==> flow/design.v <==
module	ARM_SingleCycle_DataPath
	#(parameter	BusWidth = 32)
	(input logic	i_CLK, i_RESET,
	input logic[1:0]				i_Reg_Src, i_Imm_Src,
	input logic						i_PC_Src, i_ALU_Src, 
	input logic						i_Mem_ToReg,
	input logic						i_Reg_Write,
	input logic[1:0]				i_ALU_Control,
	output logic[3:0]				o_ALU_Flags,
	input logic[23:0]				i_Instr,
	output logic[(BusWidth - 1):0]	o_PC, o_ALU_Result,
	output logic[(BusWidth - 1):0]	o_Write_Data,
	input logic[(BusWidth - 1):0]	i_Read_Data);
	logic[(BusWidth - 1):0]			s_PC_in;
	logic[(BusWidth - 1):0]			s_PC;
	logic[(BusWidth - 1):0]			s_PC_Plus4, s_PC_Plus8;
	logic[3:0]						s_Reg1_Address, s_Reg2_Address;
	logic[(BusWidth - 1):0]			s_Reg1_Data, s_Reg2_Data;
	logic[(BusWidth - 1):0]			s_ExtendedData;
	logic[6:0]						s_Shamt;
	logic[(BusWidth - 1):0]			s_Shifted_Data;
	logic[(BusWidth - 1):0]			s_ALU_Src2;
	logic[(BusWidth - 1):0]			s_ALU_Result;
	logic[(BusWidth - 1):0]			s_Result;
	ARM_Mux2				PC_Source
		(s_PC_Plus4, s_Result,
		i_PC_Src,
		s_PC_in);
	ARM_ProgramCounter		ProgramCounter
		(i_CLK, i_RESET,
		s_PC_in,
		s_PC);
	assign o_PC = s_PC;
	ARM_Adder				NextInstruction_Adder
		(s_PC,  32'd4,
		s_PC_Plus4);
	ARM_Adder				PC_Plus8_Adder
		( 32'd4, s_PC_Plus4,
		s_PC_Plus8);
	ARM_Mux2	Reg1_Source
		(i_Instr[19:16], 4'd15,
		i_Reg_Src[0],
		s_Reg1_Address[3:0]);
	ARM_Mux2	Reg2_Source
		(i_Instr[3:0], i_Instr[15:12],
		i_Reg_Src[1],
		s_Reg2_Address[3:0]);
	ARM_RegisterFile		RegisterFile
		(i_CLK, i_RESET,
		i_Reg_Write,
		s_Reg1_Address, s_Reg2_Address,
		 i_Instr[15:12],
		s_PC_Plus8,
		s_Result,
		s_Reg1_Data, s_Reg2_Data);
	ARM_ExtensionUnit		ExtensionUnit
		(i_Instr[23:0],
		i_Imm_Src,
		s_ExtendedData);
	ARM_Mux2				ALU_Src2_Mux
		(s_Reg2_Data, s_ExtendedData,
		i_ALU_Src,
		s_ALU_Src2);
	ARM_ALU					ALU
		(s_Reg1_Data, s_ALU_Src2,
		i_ALU_Control,
		s_ALU_Result,
		o_ALU_Flags);
	assign o_ALU_Result = s_ALU_Result;
	assign o_Write_Data = s_Reg2_Data;
	ARM_Mux2				Result_Source
		(s_ALU_Result, i_Read_Data,
		i_Mem_ToReg,
		s_Result);
endmodule
module	ARM_ProgramCounter
	#(parameter	AddressBusWidth	= 32)
	(input logic							i_CLK, i_RESET,
	input logic[(AddressBusWidth - 1):0]	i_Address,
	output logic[(AddressBusWidth - 1):0]	o_Address);
	always_ff	@(posedge i_CLK, posedge i_RESET)
	begin
		if (i_RESET)		o_Address <= 'd0;
		else				o_Address <= i_Address;
	end
endmodule
module	ARM_Adder
	#(parameter BusWidth = 32)
	(input logic[(BusWidth - 1):0]	i_Adder_Src1, i_Adder_Src2,
	output logic[(BusWidth - 1):0]	o_Adder_Result);
	assign o_Adder_Result = i_Adder_Src1 + i_Adder_Src2;
endmodule
module	ARM_RegisterFile
	#(parameter	BusWidth			= 32,
				RegisterFileSize	= 15)
	(input logic					i_CLK, i_RESET,
	input logic						i_Write_Enable,
	input logic[3:0]				i_Address_ToRead1, i_Address_ToRead2,
	input logic[3:0]				i_Address_ToWrite,
	input logic[(BusWidth - 1):0]	i_R15,
	input logic[(BusWidth - 1):0]	i_Write_Data,
	output logic[(BusWidth - 1):0]	o_Read_Data1, o_Read_Data2);
	int								i;
	logic[(BusWidth - 1):0]			RegisterFile[(RegisterFileSize - 1):0];
	always_ff	@(posedge i_CLK, posedge i_RESET)
	begin
		if (i_RESET)
		begin
			for (i = 0; i < 15; i = i + 1)		RegisterFile[i] <= 32'd0;
		end
		else if (i_Write_Enable)				RegisterFile[i_Address_ToWrite] <= i_Write_Data;
	end
	assign o_Read_Data1 = (i_Address_ToRead1 == 4'd15) ?	i_R15 : RegisterFile[i_Address_ToRead1];
	assign o_Read_Data2 = (i_Address_ToRead2 == 4'd15) ?	i_R15 : RegisterFile[i_Address_ToRead2];
endmodule
module	ARM_ExtensionUnit
	#(parameter	BusWidth			= 32,
				ExtendableDataWidth	= 24)
	(input logic[(ExtendableDataWidth - 1):0]	i_Data,
	input logic[1:0]							i_ExtensionControl,
	output logic[(BusWidth - 1):0]				o_Extension);
	typedef enum logic[1:0] {IMM_DATA_PROCESSING, IMM_MEM, IMM_BRANCH}	ExtensionType;
	always_comb
	begin
		case (i_ExtensionControl)
			IMM_DATA_PROCESSING:	o_Extension = {24'b0, i_Data[7:0]};
			IMM_MEM:				o_Extension = {20'b0, i_Data[11:0]};
			IMM_BRANCH:				o_Extension = {{6{i_Data[23]}}, i_Data[23:0], 2'b00};
			default:	o_Extension = 32'bx;
		endcase
	end
endmodule
module ARM_Shift
	#(parameter	BusWidth	= 32)
	(input logic[(BusWidth - 1):0]	i_Data,
	input logic[6:0]				i_Shamt,
	output logic[(BusWidth - 1):0]	o_Shifted_Data);
	int		l_Shamt;
	typedef enum logic[1:0]	{LSL, LSR, ASR, ROR}	t_ShiftType;
	logic[1:0]						s_ShiftType;
	assign s_ShiftType = i_Shamt[1:0];
	always_comb
	begin
		case (s_ShiftType)
			LSL:	o_Shifted_Data = (i_Data << i_Shamt[6:2]);
			LSR:	o_Shifted_Data = (i_Data >> i_Shamt[6:2]);
			ASR:	o_Shifted_Data = (i_Data >>> i_Shamt[6:2]);
			ROR:
			begin
				case(i_Shamt[6:2])
					4'd0:	o_Shifted_Data = i_Data;
					4'd1:
					begin
						o_Shifted_Data[((BusWidth - 1) - 1):0] = i_Data >> 1;
						o_Shifted_Data[(BusWidth - 1)] = i_Data[0];
					end
					4'd2:
					begin
						o_Shifted_Data[((BusWidth - 1) - 2):0] = i_Data >> 2;
						o_Shifted_Data[(BusWidth - 1):((BusWidth - 1) - 1)] = i_Data[1:0];
					end
					4'd3:
					begin
						o_Shifted_Data[((BusWidth - 1) - 3):0] = i_Data >> 3;
						o_Shifted_Data[(BusWidth - 1):((BusWidth - 1) - 2)] = i_Data[2:0];
					end
					4'd4:
					begin
						o_Shifted_Data[((BusWidth - 1) - 4):0] = i_Data >> 4;
						o_Shifted_Data[(BusWidth - 1):((BusWidth - 1) - 3)] = i_Data[3:0];
					end
					4'd5:
					begin
						o_Shifted_Data[((BusWidth - 1) - 5):0] = i_Data >> 5;
						o_Shifted_Data[(BusWidth - 1):((BusWidth - 1) - 4)] = i_Data[4:0];
					end
					4'd6:
					begin
						o_Shifted_Data[((BusWidth - 1) - 6):0] = i_Data >> 6;
						o_Shifted_Data[(BusWidth - 1):((BusWidth - 1) - 5)] = i_Data[5:0];
					end
					4'd7:
					begin
						o_Shifted_Data[((BusWidth - 1) - 7):0] = i_Data >> 7;
						o_Shifted_Data[(BusWidth - 1):((BusWidth - 1) - 6)] = i_Data[6:0];
					end
					4'd8:
					begin
						o_Shifted_Data[((BusWidth - 1) - 8):0] = i_Data >> 8;
						o_Shifted_Data[(BusWidth - 1):((BusWidth - 1) - 7)] = i_Data[7:0];
					end
					4'd9:
					begin
						o_Shifted_Data[((BusWidth - 1) - 9):0] = i_Data >> 9;
						o_Shifted_Data[(BusWidth - 1):((BusWidth - 1) - 8)] = i_Data[8:0];
					end
					4'd10:
					begin
						o_Shifted_Data[((BusWidth - 1) - 10):0] = i_Data >> 10;
						o_Shifted_Data[(BusWidth - 1):((BusWidth - 1) - 9)] = i_Data[9:0];
					end
					4'd11:
					begin
						o_Shifted_Data[((BusWidth - 1) - 11):0] = i_Data >> 11;
						o_Shifted_Data[(BusWidth - 1):((BusWidth - 1) - 10)] = i_Data[10:0];
					end
					4'd12:
					begin
						o_Shifted_Data[((BusWidth - 1) - 12):0] = i_Data >> 12;
						o_Shifted_Data[(BusWidth - 1):((BusWidth - 1) - 11)] = i_Data[11:0];
					end
					4'd13:
					begin
						o_Shifted_Data[((BusWidth - 1) - 13):0] = i_Data >> 13;
						o_Shifted_Data[(BusWidth - 1):((BusWidth - 1) - 12)] = i_Data[12:0];
					end
					4'd14:
					begin
						o_Shifted_Data[((BusWidth - 1) - 14):0] = i_Data >> 14;
						o_Shifted_Data[(BusWidth - 1):((BusWidth - 1) - 13)] = i_Data[13:0];
					end
					4'd15:
					begin
						o_Shifted_Data[((BusWidth - 1) - 15):0] = i_Data >> 15;
						o_Shifted_Data[(BusWidth - 1):((BusWidth - 1) - 14)] = i_Data[14:0];
					end
				endcase
			end
		endcase
	end
endmodule
module	ARM_ALU
	#(parameter	BusWidth	= 32)
	(input logic[(BusWidth - 1):0]	i_ALU_Src1, i_ALU_Src2,
	input logic[1:0]				i_ALU_Control,
	output logic[(BusWidth - 1):0]	o_ALU_Result,
	output logic[3:0]				o_ALU_Flags);
	logic[(BusWidth - 1):0]			s_ALU_Result;
	logic							s_Flag_Negative, s_Flag_Zero;
	logic							s_Flag_Carry, s_Flag_Overflow;
	logic[BusWidth:0]				s_Sum_Ext;
	logic							s_Sum_Carry;
	assign s_Sum_Ext = {1'b0, i_ALU_Src1} + {1'b0, i_ALU_Src2};
	assign s_Sum_Carry = s_Sum_Ext[BusWidth];
	typedef enum logic[1:0] {ADD, SUB, AND, ORR}	ALU_Operation;
	always_comb
	begin
		case (i_ALU_Control[1:0])
			ADD:	s_ALU_Result = i_ALU_Src1 + i_ALU_Src2;
			SUB:	s_ALU_Result = i_ALU_Src1 - i_ALU_Src2;
			AND:	s_ALU_Result = i_ALU_Src1 & i_ALU_Src2;
			ORR:	s_ALU_Result = i_ALU_Src1 | i_ALU_Src2;
			default:	s_ALU_Result = 32'b0;
		endcase
	end
	always_comb
	begin
		s_Flag_Negative = (s_ALU_Result[BusWidth - 1] == 1'b1) ?	1'b1 : 1'b0;
		s_Flag_Zero = (s_ALU_Result == 0) ?							1'b1 : 1'b0;
		case (i_ALU_Control[1:0])
			ADD:
			begin
				s_Flag_Carry = s_Sum_Carry;
				s_Flag_Overflow =	((~i_ALU_Src1[BusWidth - 1] & ~i_ALU_Src2[BusWidth - 1] & s_ALU_Result[BusWidth - 1]) |
									(i_ALU_Src1[BusWidth - 1] & i_ALU_Src2[BusWidth - 1] & ~s_ALU_Result[BusWidth - 1]));
			end
			SUB:
			begin
				s_Flag_Carry = (i_ALU_Src1 >= i_ALU_Src2) ?					1'b1 : 1'b0;
				s_Flag_Overflow =	((i_ALU_Src1[BusWidth - 1] & ~i_ALU_Src2[BusWidth - 1] & ~s_ALU_Result[BusWidth - 1]) |
									(~i_ALU_Src1[BusWidth - 1] & i_ALU_Src2[BusWidth - 1] & s_ALU_Result[BusWidth - 1]));
			end
			default:
			begin
				s_Flag_Carry = 1'bx;
				s_Flag_Overflow = 1'bx;
			end
		endcase
	end
	assign o_ALU_Result =	s_ALU_Result;
	assign o_ALU_Flags =	{s_Flag_Negative, s_Flag_Zero,
							s_Flag_Carry, s_Flag_Overflow};
endmodule
module ARM_Mux2
	#(parameter	BusWidth	= 32)
	(input logic[(BusWidth - 1):0]	i_Mux_Src0, i_Mux_Src1,
	input logic						i_Mux_Src_Select,
	output logic[(BusWidth - 1):0]	o_Mux_out);
	assign o_Mux_out = (i_Mux_Src_Select) ?	i_Mux_Src1 : i_Mux_Src0;
endmodule
module ARM_SyngleCycle_Controller
	(input logic		i_CLK, i_RESET,
	input logic[3:0]	i_ALU_Flags,
	output logic[1:0]	o_Reg_Src, o_Imm_Src,
	output logic		o_PC_Src, o_ALU_Src,
	output logic		o_Mem_ToReg,
	output logic		o_Reg_Write, o_Mem_Write,
	output logic[1:0]	o_ALU_Control,
	input logic[15:0]	i_Instr);
	logic[3:0]			s_Cond;
	logic[1:0]			s_Flag_Write;
	logic				s_PC_Src;
	logic				s_Reg_Write, s_Mem_Write;
	logic				s_No_Write;
	logic[1:0]			s_Op;
	logic[5:0]			s_Funct;
	logic[3:0]			s_Rd;
	assign s_Cond	= i_Instr[15:12];
	assign s_Op		= i_Instr[11:10];
	assign s_Funct	= i_Instr[9:4];
	assign s_Rd		= i_Instr[3:0];
	ARM_SyngleCycle_Decoder				Decoder
		(s_Op,
		s_Funct,
		s_Rd,
		s_Flag_Write,
		s_PC_Src,
		s_Reg_Write, s_Mem_Write,
		s_No_Write,
		o_Mem_ToReg,
		o_ALU_Src,
		o_Reg_Src, o_Imm_Src,
		o_ALU_Control);
	ARM_SyngleCycle_ConditionalLogic	ConditionalLogic
		(i_CLK, i_RESET,
		s_Cond,
		i_ALU_Flags,
		s_Flag_Write,
		s_PC_Src,
		s_Reg_Write, s_Mem_Write,
		s_No_Write,
		o_PC_Src,
		o_Reg_Write, o_Mem_Write);
endmodule
module	ARM_SyngleCycle_Decoder
	(input logic[1:0]	i_Op,
	input logic[5:0]	i_Funct,
	input logic[3:0]	i_Rd,
	output logic[1:0]	o_Flag_Write,
	output logic		o_PC_Src,
	output logic		o_Reg_Write, o_Mem_Write,
	output logic		o_No_Write,
	output logic		o_Mem_ToReg,
	output logic		o_ALU_Src,
	output logic[1:0]	o_Reg_Src, o_Imm_Src,
	output logic[1:0]	o_ALU_Control);
	logic				s_ALU_Operation;
	logic				s_Branch;
	ARM_SyngleCycle_ALU_Decoder		ALU_Decoder
		(i_Funct[4:0],
		s_ALU_Operation,
		o_ALU_Control, o_Flag_Write,
		o_No_Write);
	ARM_SyngleCycle_Main_Decoder	Main_Decoder
		(i_Op, {i_Funct[5], i_Funct[0]},
		o_Reg_Src, o_Imm_Src,
		o_ALU_Src,
		o_Reg_Write, o_Mem_Write,
		o_Mem_ToReg,
		s_ALU_Operation,
		s_Branch);
	ARM_SyngleCycle_PC_Logic		PC_Logic
		(i_Rd,
		s_Branch, o_Reg_Write,
		o_PC_Src);
endmodule
module	ARM_SyngleCycle_ALU_Decoder
	(input logic[4:0]	i_Funct,
	input logic			i_ALU_Operation,
	output logic[1:0]	o_ALU_Control, o_Flag_Write,
	output logic		o_No_Write);
	typedef enum logic[3:0]	{ADD = 4'b0100,
							SUB = 4'b0010,
							AND = 4'b0000,
							ORR = 4'b1100,
							CMP = 4'b1010}	InstructionType;
	always_comb
	begin
		if (i_ALU_Operation)
		begin
			o_ALU_Control		= 2'bxx;
			o_No_Write			= 1'bx;
			o_Flag_Write		= 2'b00;
			case (i_Funct[4:1])
				ADD:
				begin
					o_ALU_Control		= 2'b00;
					o_No_Write			= 1'b0;
					if (i_Funct[0])		o_Flag_Write	= 2'b11;
				end
				SUB:
				begin
					o_ALU_Control		= 2'b01;
					o_No_Write			= 1'b0;
					if (i_Funct[0])		o_Flag_Write	= 2'b11;
				end
				AND:
				begin
					o_ALU_Control		= 2'b10;
					o_No_Write			= 1'b0;
					if (i_Funct[0])		o_Flag_Write	= 2'b10;
				end
				ORR:
				begin
					o_ALU_Control		= 2'b11;
					o_No_Write			= 1'b0;
					if (i_Funct[0])		o_Flag_Write	= 2'b10;
				end
				CMP:
				begin
					o_ALU_Control		= 2'b01;
					o_No_Write			= 1'b1;
					if (i_Funct[0])		o_Flag_Write	= 2'b11;
				end
				default:
				begin
					o_ALU_Control		= 2'bxx;
					o_No_Write			= 1'bx;
					o_Flag_Write		= 2'bxx;
				end
			endcase
		end
		else
		begin
			o_ALU_Control	= 2'b0;
			o_Flag_Write	= 2'b0;
			o_No_Write		= 1'b0;
		end
	end
endmodule
module	ARM_SyngleCycle_Main_Decoder
	(input logic[1:0]	i_Op, i_Funct,
	output logic[1:0]	o_Reg_Src, o_Imm_Src,
	output logic		o_ALU_Src,
	output logic		o_Reg_Write, o_Mem_Write,
	output logic		o_Mem_ToReg,
	output logic		o_ALU_Operation,
	output logic		o_Branch);
	typedef enum logic[1:0] {DATA_PROCESSING,
							MEM_CONTROL,
							BRANCH}	InstructionType;
	always_comb
	begin
		case (i_Op)
			DATA_PROCESSING:
			begin
				if (i_Funct[1])
				begin
					o_Branch		= 1'b0;
					o_Mem_ToReg		= 1'b0;
					o_Mem_Write		= 1'b0;
					o_ALU_Src		= 1'b1;
					o_Imm_Src		= 2'b00;
					o_Reg_Write		= 1'b1;
					o_Reg_Src		= 2'bx0;
					o_ALU_Operation	= 1'b1;
				end
				else
				begin
					o_Branch		= 1'b0;
					o_Mem_ToReg		= 1'b0;
					o_Mem_Write		= 1'b0;
					o_ALU_Src		= 1'b0;
					o_Imm_Src		= 2'bxx;
					o_Reg_Write		= 1'b1;
					o_Reg_Src		= 2'b00;
					o_ALU_Operation	= 1'b1;
				end
			end
			MEM_CONTROL:
			begin
				if (i_Funct[0])
				begin
					o_Branch		= 1'b0;
					o_Mem_ToReg		= 1'b1;
					o_Mem_Write		= 1'b0;
					o_ALU_Src		= 1'b1;
					o_Imm_Src		= 2'b01;
					o_Reg_Write		= 1'b1;
					o_Reg_Src		= 2'bx0;
					o_ALU_Operation	= 1'b0;
				end
				else
				begin
					o_Branch		= 1'b0;
					o_Mem_ToReg		= 1'bx;
					o_Mem_Write		= 1'b1;
					o_ALU_Src		= 1'b1;
					o_Imm_Src		= 2'b01;
					o_Reg_Write		= 1'b0;
					o_Reg_Src		= 2'b10;
					o_ALU_Operation	= 1'b0;
				end
			end
			BRANCH:
			begin
				o_Branch		= 1'b1;
				o_Mem_ToReg		= 1'b0;
				o_Mem_Write		= 1'b0;
				o_ALU_Src		= 1'b1;
				o_Imm_Src		= 2'b10;
				o_Reg_Write		= 1'b0;
				o_Reg_Src		= 2'bx1;
				o_ALU_Operation	= 1'b0;
			end
			default:
			begin
				o_Branch		= 1'bx;
				o_Mem_ToReg		= 1'bx;
				o_Mem_Write		= 1'bx;
				o_ALU_Src		= 1'bx;
				o_Imm_Src		= 2'bxx;
				o_Reg_Write		= 1'bx;
				o_Reg_Src		= 2'bxx;
				o_ALU_Operation	= 1'bx;
			end
		endcase
	end
endmodule
module	ARM_SyngleCycle_PC_Logic
	(input logic[3:0]	i_Rd,
	input logic			i_Branch, i_Reg_Write,
	output logic		o_PC_Src);
	assign o_PC_Src = (((i_Rd == 4'd15) & i_Reg_Write) | i_Branch) ?	1'b1 : 1'b0;
endmodule
module	ARM_SyngleCycle_ConditionalLogic
	(input logic		i_CLK, i_RESET,
	input logic[3:0]	i_Cond,
	input logic[3:0]	i_ALU_Flags,
	input logic[1:0]	i_Flag_Write,
	input logic			i_PC_Src,
	input logic			i_Reg_Write, i_Mem_Write,
	input logic			i_No_Write,
	output logic		o_PC_Src,
	output logic		o_Reg_Write, o_Mem_Write);
	logic[1:0]			s_Flags_NZ, s_Flags_CV;
	logic				s_Cond_Executed;
	logic[1:0]			s_Flag_Write;
	assign s_Flag_Write = (s_Cond_Executed) ?	i_Flag_Write : 2'b00;
	always_ff	@(posedge i_CLK, posedge i_RESET)
	begin
		if (i_RESET)
		begin
			s_Flags_NZ <= 2'b00;
			s_Flags_CV <= 2'b00;
		end
		else
		begin
			if (s_Flag_Write[1])	s_Flags_NZ <= i_ALU_Flags[3:2];
			if (s_Flag_Write[0])	s_Flags_CV <= i_ALU_Flags[1:0];
		end
	end
	ARM_SyngleCycle_ConditionCheck	ConditionCheck
		(i_Cond,
		s_Flags_NZ,
		s_Flags_CV,
		s_Cond_Executed);
	always_comb
	begin
		if (s_Cond_Executed)
		begin
			o_PC_Src = i_PC_Src;
			o_Mem_Write = i_Mem_Write;
			if (~i_No_Write)	o_Reg_Write = i_Reg_Write;
			else					o_Reg_Write = 1'b0;
		end
		else
		begin
			o_PC_Src = 1'b0;
			o_Mem_Write = 1'b0;
			o_Reg_Write = 1'b0;
		end
	end
endmodule
module	ARM_SyngleCycle_ConditionCheck
	(input logic[3:0]	i_Cond,
	input logic[1:0]	i_Flags_NZ,
	input logic[1:0]	i_Flags_CV,
	output logic		o_Cond_Executed);
	typedef enum logic[3:0]	{EQ, NE, CS, LO,
							MI, PL, VS, VC,
							HI,	LS, GE, LT,
							GT, LE, AL}	ConditionTyoe;
	always_comb
	begin
		case (i_Cond)
			EQ:	if (i_Flags_NZ[0])		o_Cond_Executed = 1'b1;
				else					o_Cond_Executed = 1'b0;
			NE:	if (i_Flags_NZ[0] == 0)	o_Cond_Executed = 1'b1;
				else					o_Cond_Executed = 1'b0;
			CS:	if (i_Flags_CV[1])		o_Cond_Executed = 1'b1;
				else					o_Cond_Executed = 1'b0;
			LO:	if (i_Flags_CV[1] == 0)	o_Cond_Executed = 1'b1;
				else					o_Cond_Executed = 1'b0;
			MI:	if (i_Flags_NZ[1])		o_Cond_Executed = 1'b1;
				else					o_Cond_Executed = 1'b0;
			PL:	if (i_Flags_NZ[1] == 0)	o_Cond_Executed = 1'b1;
				else					o_Cond_Executed = 1'b0;
			VS:	if (i_Flags_CV[0])		o_Cond_Executed = 1'b1;
				else					o_Cond_Executed = 1'b0;
			VC:	if (i_Flags_CV[0] == 0)	o_Cond_Executed = 1'b1;
				else					o_Cond_Executed = 1'b0;
			HI:	if ((i_Flags_NZ[0] == 0) & (i_Flags_CV[1]))	o_Cond_Executed = 1'b1;
				else										o_Cond_Executed = 1'b0;
			LS:	if ((i_Flags_NZ[0]) | (i_Flags_CV[1] == 0))	o_Cond_Executed = 1'b1;
				else										o_Cond_Executed = 1'b0;
			GE:	if (~((i_Flags_NZ[1]) ^ (i_Flags_CV[0])))	o_Cond_Executed = 1'b1;
				else										o_Cond_Executed = 1'b0;
			LT:	if (((i_Flags_NZ[1]) ^ (i_Flags_CV[0])))	o_Cond_Executed = 1'b1;
				else										o_Cond_Executed = 1'b0;
			GT:	if ((~i_Flags_NZ[0]) & (~((i_Flags_NZ[1]) ^ (i_Flags_CV[0]))))	o_Cond_Executed = 1'b1;
				else															o_Cond_Executed = 1'b0;
			LE:	if ((i_Flags_NZ[0]) | (((i_Flags_NZ[1]) ^ (i_Flags_CV[0]))))	o_Cond_Executed = 1'b1;
				else															o_Cond_Executed = 1'b0;
			AL:	o_Cond_Executed = 1'b1;
			default:	o_Cond_Executed = 1'bx;
		endcase
	end
endmodule
module ARM_SingleCycle_CPU
	#(parameter	BusWidth	= 32)
	(input logic		i_CLK, i_RESET,
	input logic[(BusWidth - 1):0]	i_Instr,
	output logic[(BusWidth - 1):0]	o_PC,
	output logic[(BusWidth - 1):0]	o_Data_Address,
	output logic					o_Mem_Write,
	output logic[(BusWidth - 1):0]	o_Write_Data,
	input logic[(BusWidth - 1):0]	i_Read_Data);
	logic[3:0]			s_ALU_Flags;
	logic[1:0]			s_Reg_Src, s_Imm_Src;
	logic				s_PC_Src, s_ALU_Src;
	logic[1:0]			s_ALU_Control;
	logic				s_Mem_ToReg;
	logic				s_Reg_Write; 
	ARM_SingleCycle_DataPath	Datapath
		(i_CLK, i_RESET,
		s_Reg_Src, s_Imm_Src,
		s_PC_Src, s_ALU_Src,
		s_Mem_ToReg,
		s_Reg_Write,
		s_ALU_Control,
		s_ALU_Flags,
		i_Instr[23:0],
		o_PC, o_Data_Address,
		o_Write_Data,
		i_Read_Data);
	ARM_SyngleCycle_Controller	Controller
		(i_CLK, i_RESET,
		s_ALU_Flags,
		s_Reg_Src, s_Imm_Src,
		s_PC_Src, s_ALU_Src,
		s_Mem_ToReg,
		s_Reg_Write, o_Mem_Write,
		s_ALU_Control,
		{i_Instr[31:20], i_Instr[15:12]});
endmodule
# Step by step through the tools: ARM_SingleCycle_CPU
# Module ARM_SingleCycle_CPU before and after one edit of its RTL, step after step.
# "orig" refers to lines of the RTL above, "edited" to lines of the edited file.
# "diff": "edited" minus "orig" as printed here.
# Cell names lack the library's common part.
# Not given: --
[setup] design="ARM_SingleCycle_CPU" clock="i_CLK" cell_library="sky130hd" corner="tt_025C_1v80"

# The edit
# Unified diff, file above to edited file.
# The edit is scripted: it alters the design's behaviour and was not made to optimise anything.
# begin of diff
@@ -231,5 +231,5 @@
 endmodule
 module	ARM_ALU
-	#(parameter	BusWidth	= 32)
+	#(parameter	BusWidth	= 40)
 	(input logic[(BusWidth - 1):0]	i_ALU_Src1, i_ALU_Src2,
 	input logic[1:0]				i_ALU_Control,
# end of diff

# After elaboration
# Yosys after proc, flatten, opt, wreduce and memory -nomap, before mapping. Print and check cells are not counted.
[word_totals] element="regBits" orig=516 edited=516 diff=0
[word_totals] element="wordCells" orig=210 edited=196 diff=-14
[word_totals] element="input_bits" orig=66 edited=66 diff=0
[word_totals] element="out_inout_bits" orig=97 edited=97 diff=0
[op_classes] element="logic" orig=25 edited=12 diff=-13
[op_classes] element="n_reduce_logical" orig=31 edited=31 diff=0
[op_classes] element="addsub" orig=5 edited=4 diff=-1
[op_classes] element="eq_ne" orig=70 edited=70 diff=0
[op_classes] element="compare" orig=1 edited=1 diff=0
[op_classes] element="mux" orig=60 edited=60 diff=0
[op_table] cell="AND 1 bit" orig=11 edited=3 diff=-8
[op_table] cell="NOT 1 bit" orig=6 edited=3 diff=-3
[op_table] cell="OR 1 bit" orig=5 edited=3 diff=-2
[op_table] cell="adder 32 bit" orig=1 edited=0 diff=-1
[op_table] cell="zero test 32 bit" orig=1 edited=0 diff=-1
[op_table] cell="parallel mux 32 bit (select 4 bit)" orig=1 edited=0 diff=-1
[op_table] cell="subtractor 32 bit" orig=1 edited=0 diff=-1
[op_table] cell="zero test 40 bit" orig=0 edited=1 diff=1
[op_table] cell="parallel mux 40 bit (select 4 bit)" orig=0 edited=1 diff=1
[op_table] cell="subtractor 32 x 32 -> 33 bit" orig=0 edited=1 diff=1
[op_table] cell="equality test 4 bit with constant B" orig=33 edited=33 diff=0
[op_table] cell="2-to-1 mux 1 bit" orig=27 edited=27 diff=0
[op_table] cell="equality test 4 x 3 -> 1 bit with constant B" orig=17 edited=17 diff=0
[op_table] cell="AND reduction 2 bit" orig=15 edited=15 diff=0
[op_table] cell="equality test 4 x 2 -> 1 bit with constant B" orig=9 edited=9 diff=0
[op_table] cell="2-to-1 mux 2 bit" orig=8 edited=8 diff=0
[op_table] cell="parallel mux 1 bit (select 2 bit)" orig=8 edited=8 diff=0
[op_table] cell="zero test 4 bit" orig=5 edited=5 diff=0
[op_table] cell="2-to-1 mux 32 bit" orig=5 edited=5 diff=0
[op_table] cell="OR reduction 2 bit" orig=5 edited=5 diff=0
[op_table] cell="equality test 2 bit with constant B" orig=4 edited=4 diff=0
[op_table] cell="equality test 4 x 1 -> 1 bit with constant B" orig=4 edited=4 diff=0
[op_table] cell="equality test 2 x 1 -> 1 bit with constant B" orig=3 edited=3 diff=0
[op_table] cell="zero test 2 bit" orig=3 edited=3 diff=0
[op_table] cell="2-to-1 mux 4 bit" orig=2 edited=2 diff=0
[op_table] cell="parallel mux 2 bit (select 3 bit)" orig=2 edited=2 diff=0
[op_table] cell="parallel mux 32 bit (select 15 bit)" orig=2 edited=2 diff=0
[op_table] cell="adder 3 x 32 -> 32 bit with constant A" orig=1 edited=1 diff=0
# Not every row of either side is listed.

# Depth
# Longest topological path by Yosys (ltp), each cell counted once; first at word level (registers and memories cut), then after technology mapping (sequential cells cut; the memories' decode and read muxes count).
[logic_depth] element="depth_word" orig=13 edited=11 diff=-2
[logic_depth] element="abc_area" orig="0" edited="0"
[logic_depth] element="mapped_depth" orig=29 edited=29 diff=0
[logic_depth] element="mapped_depth_nobuf" orig=25 edited=25 diff=0

# Mapped cells and area
# Yosys stat after the flow's synthesis: flattened, memories mapped to cells. It holds for the ABC_AREA given above (unset counts as 0); a run with the other value may have another netlist.
[mapped] element="mapped_area_um2" orig=32137.1 edited=32129.6 diff=-7.5
[mapped] element="flip_flops" orig=516 edited=516 diff=0
[mapped] element="cell_count" orig=3857 edited=3852 diff=-5
[mapped] element="seqArea_um2" orig=12912.4 edited=12912.4 diff=0.0
[mapped] element="buf_cells" orig=319 edited=313 diff=-6
[by_type] cell_type="nand2_1" orig=607 edited=640 diff=33
[by_type] cell_type="nor2_1" orig=184 edited=167 diff=-17
[by_type] cell_type="mux2i_1" orig=52 edited=66 diff=14
[by_type] cell_type="a211oi_1" orig=13 edited=26 diff=13
[by_type] cell_type="inv_1" orig=133 edited=145 diff=12
[by_type] cell_type="and2_1" orig=17 edited=6 diff=-11
[by_type] cell_type="and3_1" orig=24 edited=14 diff=-10
[by_type] cell_type="o22ai_1" orig=43 edited=34 diff=-9
[by_type] cell_type="buf_2" orig=23 edited=15 diff=-8
[by_type] cell_type="a21oi_1" orig=179 edited=172 diff=-7
[by_type] cell_type="a222oi_1" orig=67 edited=60 diff=-7
[by_type] cell_type="o211ai_1" orig=19 edited=26 diff=7
[by_type] cell_type="or2_2" orig=13 edited=6 diff=-7
[by_type] cell_type="a2111oi_0" orig=8 edited=1 diff=-7
[by_type] cell_type="o211a_1" orig=8 edited=1 diff=-7
[by_type] cell_type="a21o_1" orig=58 edited=52 diff=-6
[by_type] cell_type="a221oi_1" orig=26 edited=32 diff=6
[by_type] cell_type="o22a_1" orig=18 edited=24 diff=6
# Not every row of either side is listed.
# By module: a second synthesis without flattening, with its own total; a netlist apart from the flattened one above.
[unflattened] element="cells_unflattened" orig=4096 edited=4345 diff=249
[unflattened] element="area_unflattened_um2" orig=40323.7 edited=41750.0 diff=1426.3
# Each row is one instance without its submodules.
[modules_orig] mod="ARM_RegisterFile" instances=1 area_um2=26818.2 mod_seq_area_um2=12011.5 cells=2461
[modules_orig] mod="ARM_ALU" instances=1 area_um2=5555.3 mod_seq_area_um2=0.0 cells=821
[modules_orig] mod="ARM_Adder" instances=2 area_um2=1744.2 mod_seq_area_um2=0.0 cells=241
[modules_orig] mod="ARM_Mux2" instances=5 area_um2=544.3 mod_seq_area_um2=0.0 cells=36
[modules_orig] mod="ARM_ProgramCounter" instances=1 area_um2=804.5 mod_seq_area_um2=800.8 cells=33
[modules_orig] mod="ARM_ExtensionUnit" instances=1 area_um2=311.5 mod_seq_area_um2=0.0 cells=45
[modules_orig] mod="ARM_SyngleCycle_ConditionCheck" instances=1 area_um2=230.2 mod_seq_area_um2=0.0 cells=32
[modules_orig] mod="ARM_SyngleCycle_ConditionalLogic" instances=1 area_um2=181.4 mod_seq_area_um2=100.1 cells=14
[modules_orig] mod="ARM_SyngleCycle_Main_Decoder" instances=1 area_um2=105.1 mod_seq_area_um2=0.0 cells=14
[modules_orig] mod="ARM_SyngleCycle_ALU_Decoder" instances=1 area_um2=85.1 mod_seq_area_um2=0.0 cells=10
[modules_orig] mod="ARM_SyngleCycle_PC_Logic" instances=1 area_um2=15.0 mod_seq_area_um2=0.0 cells=2
[modules_orig] mod="ARM_SingleCycle_DataPath" instances=1 area_um2=7.5 mod_seq_area_um2=0.0 cells=2
[modules_orig] mod="ARM_SingleCycle_CPU" instances=1 area_um2=0.0 mod_seq_area_um2=0.0 cells=0
[modules_orig] mod="ARM_SyngleCycle_Controller" instances=1 area_um2=0.0 mod_seq_area_um2=0.0 cells=0
[modules_orig] mod="ARM_SyngleCycle_Decoder" instances=1 area_um2=0.0 mod_seq_area_um2=0.0 cells=0
[modules_edited] mod="ARM_RegisterFile" instances=1 area_um2=26818.2 mod_seq_area_um2=12011.5 cells=2461
[modules_edited] mod="ARM_ALU" instances=1 area_um2=6981.7 mod_seq_area_um2=0.0 cells=1070
[modules_edited] mod="ARM_Adder" instances=2 area_um2=1744.2 mod_seq_area_um2=0.0 cells=241
[modules_edited] mod="ARM_Mux2" instances=5 area_um2=544.3 mod_seq_area_um2=0.0 cells=36
[modules_edited] mod="ARM_ProgramCounter" instances=1 area_um2=804.5 mod_seq_area_um2=800.8 cells=33
[modules_edited] mod="ARM_ExtensionUnit" instances=1 area_um2=311.5 mod_seq_area_um2=0.0 cells=45
[modules_edited] mod="ARM_SyngleCycle_ConditionCheck" instances=1 area_um2=230.2 mod_seq_area_um2=0.0 cells=32
[modules_edited] mod="ARM_SyngleCycle_ConditionalLogic" instances=1 area_um2=181.4 mod_seq_area_um2=100.1 cells=14
[modules_edited] mod="ARM_SyngleCycle_Main_Decoder" instances=1 area_um2=105.1 mod_seq_area_um2=0.0 cells=14
[modules_edited] mod="ARM_SyngleCycle_ALU_Decoder" instances=1 area_um2=85.1 mod_seq_area_um2=0.0 cells=10
[modules_edited] mod="ARM_SyngleCycle_PC_Logic" instances=1 area_um2=15.0 mod_seq_area_um2=0.0 cells=2
[modules_edited] mod="ARM_SingleCycle_DataPath" instances=1 area_um2=7.5 mod_seq_area_um2=0.0 cells=2
[modules_edited] mod="ARM_SingleCycle_CPU" instances=1 area_um2=0.0 mod_seq_area_um2=0.0 cells=0
[modules_edited] mod="ARM_SyngleCycle_Controller" instances=1 area_um2=0.0 mod_seq_area_um2=0.0 cells=0
[modules_edited] mod="ARM_SyngleCycle_Decoder" instances=1 area_um2=0.0 mod_seq_area_um2=0.0 cells=0

# Timing after synthesis
# OpenSTA on the mapped netlist: ideal clock, no wires. The path of least setup slack (recovery checks aside). Input and output delay are each 20% of the period. Register names are those of the netlist, which keeps one name where synthesis merged equal registers.
[synth_path] element="kind" orig="input to output" edited="input to output"
[synth_path] element="start" orig="input port i_Instr[27]" edited="input port i_Instr[27]"
[synth_path] element="end" orig="output port o_Data_Address[31]" edited="output port o_Data_Address[24]"
[synth_path] element="t_first_pin_ps" orig=2800 edited=2800 diff=0
[synth_path] element="out_delay_ps" orig=2800 edited=2800 diff=0
[synth_path] element="input_delay_ps" orig=2800 edited=2800 diff=0
[synth_path] element="path_buffers" orig=6 edited=3 diff=-3
[synth_path] element="required_time_ps" orig=11200 edited=11200 diff=0
[synth_path] element="stages" orig=26 edited=25 diff=-1
[synth_path] element="tclk_ps" orig=14000 edited=14000 diff=0
[synth_path] element="arrival_ps" orig=7648 edited=7789 diff=141
[synth_path] element="path_delay_ps" orig=4848 edited=4989 diff=141
[synth_path] element="slack_ps" orig=3552 edited=3411 diff=-141
[synth_path] element="period_less_setup_slack_ps" orig=10448 edited=10589 diff=141
# "path_delay_ps" is the arrival time less input delay plus setup time.
# At an output port there is no setup time.
# "stages": output pins that drive a net of the path, with the launching flip-flop's if there is one; two outputs of one cell count as two.
# "period_less_setup_slack_ps" = period - worst setup slack (recovery checks aside). The figure is calculated, with input and output delays left at 20% of the set period.
# Between the ends stands the longest chain of elaborated cells between them, by number of cells; it is not shown to be the way that was timed. Of several equally long chains one is given.
# Each line given opens the expression or statement behind the cell; cells for indexed reads and writes are added by Yosys, which also makes memories of some case tables.
[synth_between_orig] cell_sequence="inv_1 > ha_1 > clkbuf_1 > clkbuf_1 > a31oi_1 > nor2_1 > clkbuf_1 > buf_1 > a22oi_1 > nand4_1 > nor2_1 > nor2_1 > nand2_1 > o21a_1 > ha_1 > buf_2 > nor3b_1 > nor3_2 > o211ai_1 > a221oi_2 > o211ai_1 > a311oi_1 > xnor2_1 > a221oi_2 > inv_1 > buf_4" elab_chain_len=9 cone_cells=61 classes_between="add/sub: 2; eq/ne: 37; mux: 14; logic: 2; reduce/logical: 6"
[synth_lines_orig] element="from (decl)" line=623 rtl="input logic[(BusWidth - 1):0] i_Instr,"
[synth_lines_orig] element="equality test 2 bit" line=444 rtl="case (i_Op)"
[synth_lines_orig] element="parallel mux 2 bit (select 3 bit)" line=444
[synth_lines_orig] element="2-to-1 mux 4 bit" line=289 rtl="assign o_Mux_out = (i_Mux_Src_Select) ? i_Mux_Src1 : i_Mux_Src0;"
[synth_lines_orig] element="equality test 4 bit" line=114 rtl="assign o_Read_Data2 = (i_Address_ToRead2 == 4'd15) ? i_R15 : RegisterFile[i_Address_ToRead2];"
[synth_lines_orig] element="parallel mux 32 bit (select 15 bit)" line=114
[synth_lines_orig] element="2-to-1 mux 32 bit" line=114
[synth_lines_orig] element="2-to-1 mux 32 bit" line=289
[synth_lines_orig] element="subtractor 32 bit" line=250 rtl="SUB: s_ALU_Result = i_ALU_Src1 - i_ALU_Src2;"
[synth_lines_orig] element="parallel mux 32 bit (select 4 bit)" line=248 rtl="case (i_ALU_Control[1:0])"
[synth_lines_orig] element="to (decl)" line=625 rtl="output logic[(BusWidth - 1):0] o_Data_Address,"
# Some nets on the timed path still bear RTL names; the line given drives or declares the net.
[synth_named_nets_orig] signal="o_Write_Data[2]" line=114
[synth_named_nets_orig] signal="Datapath.ALU.s_Flag_Negative" line=258 rtl="s_Flag_Negative = (s_ALU_Result[BusWidth - 1] == 1'b1) ? 1'b1 : 1'b0;"
[synth_between_edited] cell_sequence="inv_1 > ha_1 > clkbuf_1 > mux2i_1 > nand2b_1 > nor2_1 > clkbuf_1 > buf_1 > a21oi_1 > nand4_1 > o22a_1 > a21oi_1 > o21a_1 > inv_1 > ha_1 > inv_1 > fa_1 > a21o_1 > a221o_1 > a311o_1 > o21ba_2 > o21a_1 > xnor2_1 > a221oi_1 > inv_1" elab_chain_len=9 cone_cells=61 classes_between="add/sub: 2; eq/ne: 37; mux: 14; logic: 2; reduce/logical: 6"
[synth_lines_edited] element="from (decl)" line=623 rtl="input logic[(BusWidth - 1):0] i_Instr,"
[synth_lines_edited] element="equality test 2 bit" line=444 rtl="case (i_Op)"
[synth_lines_edited] element="parallel mux 2 bit (select 3 bit)" line=444
[synth_lines_edited] element="2-to-1 mux 4 bit" line=289 rtl="assign o_Mux_out = (i_Mux_Src_Select) ? i_Mux_Src1 : i_Mux_Src0;"
[synth_lines_edited] element="equality test 4 bit" line=114 rtl="assign o_Read_Data2 = (i_Address_ToRead2 == 4'd15) ? i_R15 : RegisterFile[i_Address_ToRead2];"
[synth_lines_edited] element="parallel mux 32 bit (select 15 bit)" line=114
[synth_lines_edited] element="2-to-1 mux 32 bit" line=114
[synth_lines_edited] element="2-to-1 mux 32 bit" line=289
[synth_lines_edited] element="subtractor 32 x 32 -> 33 bit" line=250 rtl="SUB: s_ALU_Result = i_ALU_Src1 - i_ALU_Src2;"
[synth_lines_edited] element="parallel mux 40 bit (select 4 bit)" line=248 rtl="case (i_ALU_Control[1:0])"
[synth_lines_edited] element="to (decl)" line=625 rtl="output logic[(BusWidth - 1):0] o_Data_Address,"

# Timing after layout
# Path of least setup slack in the final report of each run of pair A (OpenROAD, finished layout, wires in). Where an end is a register, its clock arrival counts in the times.
# The path's times are printed in steps of 10 ps; the period is the one set.
[layout_path] element="kind" orig="input to output" edited="input to output"
[layout_path] element="start" orig="input port i_Instr[27]" edited="input port i_Instr[27]"
[layout_path] element="end" orig="output port o_Data_Address[22]" edited="output port o_Data_Address[29]"
[layout_path] element="arrival_ps" orig=10510 edited=10570 diff=60
[layout_path] element="input_delay_ps" orig=2700 edited=2700 diff=0
[layout_path] element="slack_ps" orig=290 edited=230 diff=-60
[layout_path] element="stages" orig=20 edited=23 diff=3
[layout_path] element="path_buffers" orig=2 edited=2 diff=0
[layout_path] element="required_time_ps" orig=10800 edited=10800 diff=0
[layout_path] element="out_delay_ps" orig=2700 edited=2700 diff=0
[layout_path] element="tclk_ps" orig=13500 edited=13500 diff=0
[layout_path] element="t_first_pin_ps" orig=2700 edited=2700 diff=0
# Between the ends stands the longest chain of elaborated cells between them, by number of cells; it is not shown to be the way that was timed. Of several equally long chains one is given.
[layout_between_orig] cell_sequence="clkdlybuf4s50_1 > inv_1 > ha_1 > nor2_1 > a22oi_1 > nor2_4 > a222oi_1 > nand3_1 > o22ai_1 > nand2_1 > a222oi_1 > ha_1 > a21oi_1 > o21bai_1 > a211oi_1 > a21oi_1 > a2111oi_0 > nor3_1 > a31oi_1 > clkdlybuf4s50_1" elab_chain_len=9 cone_cells=61 classes_between="add/sub: 2; eq/ne: 37; mux: 14; logic: 2; reduce/logical: 6"
[layout_lines_orig] element="from (decl)" line=623 rtl="input logic[(BusWidth - 1):0] i_Instr,"
[layout_lines_orig] element="equality test 2 bit" line=444 rtl="case (i_Op)"
[layout_lines_orig] element="parallel mux 2 bit (select 3 bit)" line=444
[layout_lines_orig] element="2-to-1 mux 4 bit" line=289 rtl="assign o_Mux_out = (i_Mux_Src_Select) ? i_Mux_Src1 : i_Mux_Src0;"
[layout_lines_orig] element="equality test 4 bit" line=114 rtl="assign o_Read_Data2 = (i_Address_ToRead2 == 4'd15) ? i_R15 : RegisterFile[i_Address_ToRead2];"
[layout_lines_orig] element="parallel mux 32 bit (select 15 bit)" line=114
[layout_lines_orig] element="2-to-1 mux 32 bit" line=114
[layout_lines_orig] element="2-to-1 mux 32 bit" line=289
[layout_lines_orig] element="subtractor 32 bit" line=250 rtl="SUB: s_ALU_Result = i_ALU_Src1 - i_ALU_Src2;"
[layout_lines_orig] element="parallel mux 32 bit (select 4 bit)" line=248 rtl="case (i_ALU_Control[1:0])"
[layout_lines_orig] element="to (decl)" line=625 rtl="output logic[(BusWidth - 1):0] o_Data_Address,"
[layout_between_edited] cell_sequence="clkdlybuf4s50_1 > inv_1 > ha_1 > mux2i_1 > nand2_1 > nor2_4 > a22oi_1 > nand4_1 > o22a_1 > a21oi_1 > a21o_1 > ha_1 > nor2_1 > o311ai_1 > a21oi_1 > nor4_2 > o31ai_2 > a21oi_1 > o41ai_1 > mux2i_1 > o21a_1 > inv_1 > clkdlybuf4s50_1" elab_chain_len=9 cone_cells=61 classes_between="add/sub: 2; eq/ne: 37; mux: 14; logic: 2; reduce/logical: 6"
[layout_lines_edited] element="from (decl)" line=623 rtl="input logic[(BusWidth - 1):0] i_Instr,"
[layout_lines_edited] element="equality test 2 bit" line=444 rtl="case (i_Op)"
[layout_lines_edited] element="parallel mux 2 bit (select 3 bit)" line=444
[layout_lines_edited] element="2-to-1 mux 4 bit" line=289 rtl="assign o_Mux_out = (i_Mux_Src_Select) ? i_Mux_Src1 : i_Mux_Src0;"
[layout_lines_edited] element="equality test 4 bit" line=114 rtl="assign o_Read_Data2 = (i_Address_ToRead2 == 4'd15) ? i_R15 : RegisterFile[i_Address_ToRead2];"
[layout_lines_edited] element="parallel mux 32 bit (select 15 bit)" line=114
[layout_lines_edited] element="2-to-1 mux 32 bit" line=114
[layout_lines_edited] element="2-to-1 mux 32 bit" line=289
[layout_lines_edited] element="subtractor 32 x 32 -> 33 bit" line=250 rtl="SUB: s_ALU_Result = i_ALU_Src1 - i_ALU_Src2;"
[layout_lines_edited] element="parallel mux 40 bit (select 4 bit)" line=248 rtl="case (i_ALU_Control[1:0])"
[layout_lines_edited] element="to (decl)" line=625 rtl="output logic[(BusWidth - 1):0] o_Data_Address,"

# Flow runs
# Both versions went through the flow (Yosys, OpenROAD) with the same settings in each pair. Constraints: input delay and output delay 20% of the set period each, output load 0.01 pF.
[settings_pair_A] CORE_UTILIZATION=40 PLACE_DENSITY=0.6 period_ns=13.5 CAP_MARGIN=20 CORE_MARGIN=2 SLEW_MARGIN=20
[results_pair_A] element="timing.setup.ws_ps" orig=290 edited=231 diff=-59
[results_pair_A] element="post_route_util_pct" orig=46.5 edited=47.2 diff=0.7
[results_pair_A] element="design_power_uw" orig=7315 edited=7194 diff=-121
[results_pair_A] element="ws_hold_ps" orig=507 edited=509 diff=2
[results_pair_A] element="total_die_area_um2" orig=82624.6 edited=82607.4 diff=-17.2
[results_pair_A] element="synth_chip_area_um2" orig=32137.1 edited=32129.6 diff=-7.5
[settings_pair_B] ABC_AREA=0 CAP_MARGIN=10 CORE_ASPECT_RATIO=0.84 CORE_MARGIN=6 CORE_UTILIZATION=32 CTS_CLUSTER_DIAMETER=202 PLACE_DENSITY_LB_ADDON=0.12 SETUP_SLACK_MARGIN=-0.88 period_ns=16.9 SLEW_MARGIN=20
[results_pair_B] element="timing.setup.ws_ps" orig=1909 edited=1922 diff=13
[results_pair_B] element="post_route_util_pct" orig=38.0 edited=37.9 diff=-0.1
[results_pair_B] element="design_power_uw" orig=6003 edited=5773 diff=-230
[results_pair_B] element="ws_hold_ps" orig=511 edited=509 diff=-2
[results_pair_B] element="total_die_area_um2" orig=108206.0 edited=108183.0 diff=-23.0
[results_pair_B] element="synth_chip_area_um2" orig=32137.1 edited=32129.6 diff=-7.5
# "design_power_uw" is the tool's figure for a default switching activity; nothing was simulated.
